==> flow/design.v <==
module fft_4pt #(
    parameter DATA_WIDTH = 16
) (
    input clk,
    input rst_n,
    input data_valid_in,
    input  signed [DATA_WIDTH-1:0] x0_r,
    input  signed [DATA_WIDTH-1:0] x0_i,
    input  signed [DATA_WIDTH-1:0] x1_r,
    input  signed [DATA_WIDTH-1:0] x1_i,
    input  signed [DATA_WIDTH-1:0] x2_r,
    input  signed [DATA_WIDTH-1:0] x2_i,
    input  signed [DATA_WIDTH-1:0] x3_r,
    input  signed [DATA_WIDTH-1:0] x3_i,
    output data_valid_out,
    output signed [DATA_WIDTH+1:0] X0_r,
    output signed [DATA_WIDTH+1:0] X0_i,
    output signed [DATA_WIDTH+1:0] X1_r,
    output signed [DATA_WIDTH+1:0] X1_i,
    output signed [DATA_WIDTH+1:0] X2_r,
    output signed [DATA_WIDTH+1:0] X2_i,
    output signed [DATA_WIDTH+1:0] X3_r,
    output signed [DATA_WIDTH+1:0] X3_i
);
    localparam S1_WIDTH = DATA_WIDTH + 1;
    localparam S2_WIDTH = DATA_WIDTH + 2;
    reg signed [DATA_WIDTH-1:0] x0_r_reg, x0_i_reg;
    reg signed [DATA_WIDTH-1:0] x2_r_reg, x2_i_reg;
    reg signed [DATA_WIDTH-1:0] x1_r_reg, x1_i_reg;
    reg signed [DATA_WIDTH-1:0] x3_r_reg, x3_i_reg;
    reg valid_s0;
    always @(posedge clk or negedge rst_n) begin
        if (!rst_n) begin
            x0_r_reg <= 0; x0_i_reg <= 0;
            x2_r_reg <= 0; x2_i_reg <= 0;
            x1_r_reg <= 0; x1_i_reg <= 0;
            x3_r_reg <= 0; x3_i_reg <= 0;
            valid_s0 <= 1'b0;
        end else begin
            x0_r_reg <= x0_r; x0_i_reg <= x0_i;
            x2_r_reg <= x2_r; x2_i_reg <= x2_i;
            x1_r_reg <= x1_r; x1_i_reg <= x1_i;
            x3_r_reg <= x3_r; x3_i_reg <= x3_i;
            valid_s0 <= data_valid_in;
        end
    end
    wire signed [S1_WIDTH-1:0] A_r, A_i, B_r, B_i;
    wire signed [S1_WIDTH-1:0] C_r, C_i, D_r, D_i;
    assign A_r = x0_r_reg + x2_r_reg;
    assign A_i = x0_i_reg + x2_i_reg;
    assign B_r = x0_r_reg - x2_r_reg;
    assign B_i = x0_i_reg - x2_i_reg;
    assign C_r = x1_r_reg + x3_r_reg;
    assign C_i = x1_i_reg + x3_i_reg;
    assign D_r = x1_r_reg - x3_r_reg;
    assign D_i = x1_i_reg - x3_i_reg;
    reg signed [S1_WIDTH-1:0] A_r_reg, A_i_reg, B_r_reg, B_i_reg;
    reg signed [S1_WIDTH-1:0] C_r_reg, C_i_reg, D_r_reg, D_i_reg;
    reg valid_s1;
    always @(posedge clk or negedge rst_n) begin
        if (!rst_n) begin
            A_r_reg <= 0; A_i_reg <= 0;
            B_r_reg <= 0; B_i_reg <= 0;
            C_r_reg <= 0; C_i_reg <= 0;
            D_r_reg <= 0; D_i_reg <= 0;
            valid_s1 <= 1'b0;
        end else begin
            A_r_reg <= A_r; A_i_reg <= A_i;
            B_r_reg <= B_r; B_i_reg <= B_i;
            C_r_reg <= C_r; C_i_reg <= C_i;
            D_r_reg <= D_r; D_i_reg <= D_i;
            valid_s1 <= valid_s0;
        end
    end
    wire signed [S2_WIDTH-1:0] X0_r_w, X0_i_w;
    wire signed [S2_WIDTH-1:0] X1_r_w, X1_i_w;
    wire signed [S2_WIDTH-1:0] X2_r_w, X2_i_w;
    wire signed [S2_WIDTH-1:0] X3_r_w, X3_i_w;
    assign X0_r_w = A_r_reg + C_r_reg;
    assign X0_i_w = A_i_reg + C_i_reg;
    assign X1_r_w = B_r_reg + D_i_reg;
    assign X1_i_w = B_i_reg - D_r_reg;
    assign X2_r_w = A_r_reg - C_r_reg;
    assign X2_i_w = A_i_reg - C_i_reg;
    assign X3_r_w = B_r_reg - D_i_reg;
    assign X3_i_w = B_i_reg + D_r_reg;
    reg signed [S2_WIDTH-1:0] X0_r_reg, X0_i_reg;
    reg signed [S2_WIDTH-1:0] X1_r_reg, X1_i_reg;
    reg signed [S2_WIDTH-1:0] X2_r_reg, X2_i_reg;
    reg signed [S2_WIDTH-1:0] X3_r_reg, X3_i_reg;
    reg valid_s2;
    always @(posedge clk or negedge rst_n) begin
        if (!rst_n) begin
            X0_r_reg <= 0; X0_i_reg <= 0;
            X1_r_reg <= 0; X1_i_reg <= 0;
            X2_r_reg <= 0; X2_i_reg <= 0;
            X3_r_reg <= 0; X3_i_reg <= 0;
            valid_s2 <= 1'b0;
        end else begin
            X0_r_reg <= X0_r_w; X0_i_reg <= X0_i_w;
            X1_r_reg <= X1_r_w; X1_i_reg <= X1_i_w;
            X2_r_reg <= X2_r_w; X2_i_reg <= X2_i_w;
            X3_r_reg <= X3_r_w; X3_i_reg <= X3_i_w;
            valid_s2 <= valid_s1;
        end
    end
    assign X0_r = X0_r_reg;
    assign X0_i = X0_i_reg;
    assign X1_r = X1_r_reg;
    assign X1_i = X1_i_reg;
    assign X2_r = X2_r_reg;
    assign X2_i = X2_i_reg;
    assign X3_r = X3_r_reg;
    assign X3_i = X3_i_reg;
    assign data_valid_out = valid_s2;
endmodule
### Step by step through the tools: fft_4pt

What the tools print for fft_4pt, step after step.
Line numbers count from 1 in the design file above.
Not given: --

* top module: fft_4pt
* clock port: clk
* standard-cell library: sky130hd
* corner: tt_025C_1v80

### Word-level counts

Source: Yosys, flattened and elaborated, memories not mapped. Widths are those after wreduce; folded enables and synchronous resets count as part of the registers. Registers that Yosys merges into a memory's read port (data or address) are not register bits. Print and check cells do not count. Equal cells are merged and count once.

* $add $sub $neg: 16

Operator list (count)
* adder 17 x 17 -> 18 bit: 4
* subtractor 17 x 17 -> 18 bit: 4
* adder 16 x 16 -> 17 bit: 4
* subtractor 16 x 16 -> 17 bit: 4

* cells after elaboration: 43
* input bits: 131
* register bits after elaboration: 411
* output and inout port bits: 145

### Longest topological paths

Longest topological path by Yosys (ltp), each cell counted once; first at word level (registers and memories cut), then after technology mapping (sequential cells cut; the memories' decode and read muxes count).

* depth after elaboration: 1
* ABC_AREA: 0
* mapped depth: 11
* depth with buffers taken out: 11

### Netlist

Source: synth_stat.txt of the flow (Yosys; design flattened, memories mapped). It holds for the ABC_AREA given above (unset counts as 0); a run with the other value may have another netlist.

* chip area (Yosys): 23502.5 µm²
* flip-flop cells: 403
* mapped cells: 2366
* area of sequential cells: 10084.7 µm²
* buffers: 87

Cells by type
* sky130_fd_sc_hd__dfrtp_1: count 403, total area 1.01E+04 µm²
* sky130_fd_sc_hd__ha_1: count 264, total area 3.3E+03 µm²
* sky130_fd_sc_hd__xnor2_1: count 145, total area 1.27E+03 µm²
* sky130_fd_sc_hd__inv_1: count 261, total area 979.69 µm²
* sky130_fd_sc_hd__a21oi_1: count 184, total area 920.883 µm²
* sky130_fd_sc_hd__nor2_1: count 184, total area 690.662 µm²
* sky130_fd_sc_hd__o21ai_0: count 79, total area 395.379 µm²
* sky130_fd_sc_hd__xor2_1: count 45, total area 394.128 µm²
* sky130_fd_sc_hd__nor3_1: count 68, total area 340.326 µm²
* sky130_fd_sc_hd__fa_1: count 16, total area 320.307 µm²
* sky130_fd_sc_hd__a21o_1: count 40, total area 300.288 µm²
* sky130_fd_sc_hd__nand2_1: count 78, total area 292.781 µm²
* sky130_fd_sc_hd__nand2b_1: count 42, total area 262.752 µm²
* sky130_fd_sc_hd__nor2b_1: count 42, total area 262.752 µm²
* sky130_fd_sc_hd__o21bai_1: count 34, total area 255.245 µm²
* sky130_fd_sc_hd__clkbuf_1: count 58, total area 217.709 µm²
* sky130_fd_sc_hd__o21a_1: count 28, total area 210.202 µm²
* sky130_fd_sc_hd__a211oi_1: count 25, total area 187.68 µm²

Not listed: further types 69, cells in them 370.

### Worst setup path after synthesis

Source: OpenSTA report_checks on the synthesized netlist (no wires, ideal clock, input and output delay 20% of the period each), path of least setup slack; recovery checks are left aside. Register names are those of the netlist, which keeps one name where synthesis merged equal registers.

* kind: reg-to-reg
* start point: register B_r_reg[0]
* end point: register X3_r_reg[16]
* setup time: 0.124 ns
* clock period: 3.0 ns
* stages on the path: 11
* path buffers: 0
* data required time: 2.876 ns
* arrival: 2.275 ns
* delay of the path: 2.399 ns
* launch time at the first pin: 0.000 ns
* path slack: 0.601 ns
* synthesis period reached: 2.399 ns

"delay of the path" is the arrival time less input delay plus setup time.
"stages on the path" counts driving pins, that of a launching flip-flop among them; a cell with two outputs on the path counts twice.
"synthesis period reached" = period - worst setup slack (recovery checks aside). The figure is calculated, with input and output delays left at 20% of the set period.
The rows between start and end are the longest chain of elaborated cells between them; the timing report does not say that the signal goes this way. Where chains are equally long, one stands for them.
Each line given opens the expression or statement behind the cell; cells for indexed reads and writes are added by Yosys, which also makes memories of some case tables.

* path through: sky130_fd_sc_hd__dfrtp_1 sky130_fd_sc_hd__inv_1 sky130_fd_sc_hd__ha_1 sky130_fd_sc_hd__inv_1 sky130_fd_sc_hd__fa_1 sky130_fd_sc_hd__a21o_1 sky130_fd_sc_hd__a21oi_2 sky130_fd_sc_hd__o211ai_1 sky130_fd_sc_hd__a221oi_2 sky130_fd_sc_hd__o21ai_1 sky130_fd_sc_hd__a211o_1
* cells in the longest elaborated chain: 1
* elaborated cells between the ends (all ways): 1
* RTL lines with such cells: 1
* those cells by class: add/sub (1)

RTL lines, path after synthesis
* start, declared: RTL line 57 `reg signed [S1_WIDTH-1:0] A_r_reg, A_i_reg, B_r_reg, B_i_reg;`
* start, assigned: RTL line 63 `B_r_reg <= 0; B_i_reg <= 0;`
* start, assigned: RTL line 69 `B_r_reg <= B_r; B_i_reg <= B_i;`
* subtractor 17 x 17 -> 18 bit: RTL line 85 `assign X3_r_w = B_r_reg - D_i_reg;`
* end, assigned: RTL line 97 `X3_r_reg <= 0; X3_i_reg <= 0;`
* end, assigned: RTL line 103 `X3_r_reg <= X3_r_w; X3_i_reg <= X3_i_w;`
* end, declared: RTL line 90 `reg signed [S2_WIDTH-1:0] X3_r_reg, X3_i_reg;`

### Timing after layout

From the final timing report of flow run 3: the path of least setup slack in the routed layout; clock arrival at registers is part of the times.

* kind: reg-to-reg
* start point: register B_r_reg[0]
* end point: register X3_r_reg[16]
* arrival: 3.29 ns
* clock period: 4.86 ns
* launch time at the first pin: 0.57 ns
* path slack: 2.02 ns
* path buffers: 0
* setup time: 0.12 ns
* data required time: 5.31 ns
* stages on the path: 11

The rows between start and end are the longest chain of elaborated cells between them; the timing report does not say that the signal goes this way. Where chains are equally long, one stands for them.

* path through: sky130_fd_sc_hd__dfrtp_1 sky130_fd_sc_hd__inv_1 sky130_fd_sc_hd__ha_1 sky130_fd_sc_hd__inv_1 sky130_fd_sc_hd__fa_1 sky130_fd_sc_hd__a21o_1 sky130_fd_sc_hd__a21oi_2 sky130_fd_sc_hd__o211ai_1 sky130_fd_sc_hd__a221oi_2 sky130_fd_sc_hd__o21ai_1 sky130_fd_sc_hd__a211o_1
* cells in the longest elaborated chain: 1
* elaborated cells between the ends (all ways): 1
* RTL lines with such cells: 1
* those cells by class: add/sub (1)

RTL lines, path post-layout
* start, declared: RTL line 57 `reg signed [S1_WIDTH-1:0] A_r_reg, A_i_reg, B_r_reg, B_i_reg;`
* start, assigned: RTL line 63 `B_r_reg <= 0; B_i_reg <= 0;`
* start, assigned: RTL line 69 `B_r_reg <= B_r; B_i_reg <= B_i;`
* subtractor 17 x 17 -> 18 bit: RTL line 85 `assign X3_r_w = B_r_reg - D_i_reg;`
* end, assigned: RTL line 97 `X3_r_reg <= 0; X3_i_reg <= 0;`
* end, assigned: RTL line 103 `X3_r_reg <= X3_r_w; X3_i_reg <= X3_i_w;`
* end, declared: RTL line 90 `reg signed [S2_WIDTH-1:0] X3_r_reg, X3_i_reg;`

Data sheet: physical implementation of fft_4pt

Flow measurements of fft_4pt on sky130hd: 3 stored runs with different settings, listed in no order. Input and output delays are each 20% of the period that was set; the output load is 0.01 pF.
"reached clock period" is the run's clock period less its worst setup slack. It is reckoned from that one timing run; input and output delays stay at 20% of the period that was set.
"time of the worst setup path" means the part of the period allowed to the worst setup path (the constraints hold back 20% at inputs and 20% at outputs) less its slack; where the path has registers, the arrival times of their clocks count too.
By "total design power" is meant OpenSTA's value without simulated activity: inputs other than the clock are taken to toggle once in ten clock periods, and the tool carries that through the logic.

### Flow run 1

Settings: `ABC_AREA=1`, `CAP_MARGIN=10`, `CELL_PAD_IN_SITES_DETAIL_PLACEMENT=2`, `CORE_MARGIN=9`, `CORE_UTILIZATION=55`, `GPL_TIMING_DRIVEN=0`, `MAX_ROUTING_LAYER=met4`, `MIN_ROUTING_LAYER=met1`, `PLACE_DENSITY=0.45`, `SLEW_MARGIN=15`, `period_ns=4.87`

No results, placement failed with DPL-0033.

### Flow run 2

Settings: `ABC_AREA=1`, `CAP_MARGIN=25`, `CELL_PAD_IN_SITES_DETAIL_PLACEMENT=2`, `CORE_MARGIN=9`, `CORE_UTILIZATION=63`, `GPL_ROUTABILITY_DRIVEN=0`, `MIN_ROUTING_LAYER=met2`, `PLACE_DENSITY=0.78`, `SLEW_MARGIN=35`, `TNS_END_PERCENT=75`, `period_ns=3.0`

No results, placement failed with a tool error.

### Flow run 3

Settings: `ABC_AREA=0`, `CAP_MARGIN=40`, `CELL_PAD_IN_SITES_DETAIL_PLACEMENT=0`, `CORE_MARGIN=10`, `CORE_UTILIZATION=34`, `GPL_TIMING_DRIVEN=1`, `MAX_ROUTING_LAYER=met4`, `MIN_ROUTING_LAYER=met1`, `PLACE_DENSITY=0.43`, `period_ns=4.86`, `SLEW_MARGIN=20`

- Total design power: 14,572 µW
- Reached clock period: 2.840 ns
- Std-cell area (final layout): 28,655.0 µm²
- Setup total negative slack: 0.000 ns
- Worst hold slack: 0.346 ns
- Chip area in the Yosys report: 23,502.5 µm²
- Smallest setup slack: 2.020 ns
- Time of the worst setup path: 2.84 ns
- Worst setup path kind: reg-to-reg
- Post-route utilization: 41.8 %
- Total die area: 80,040.9 µm²
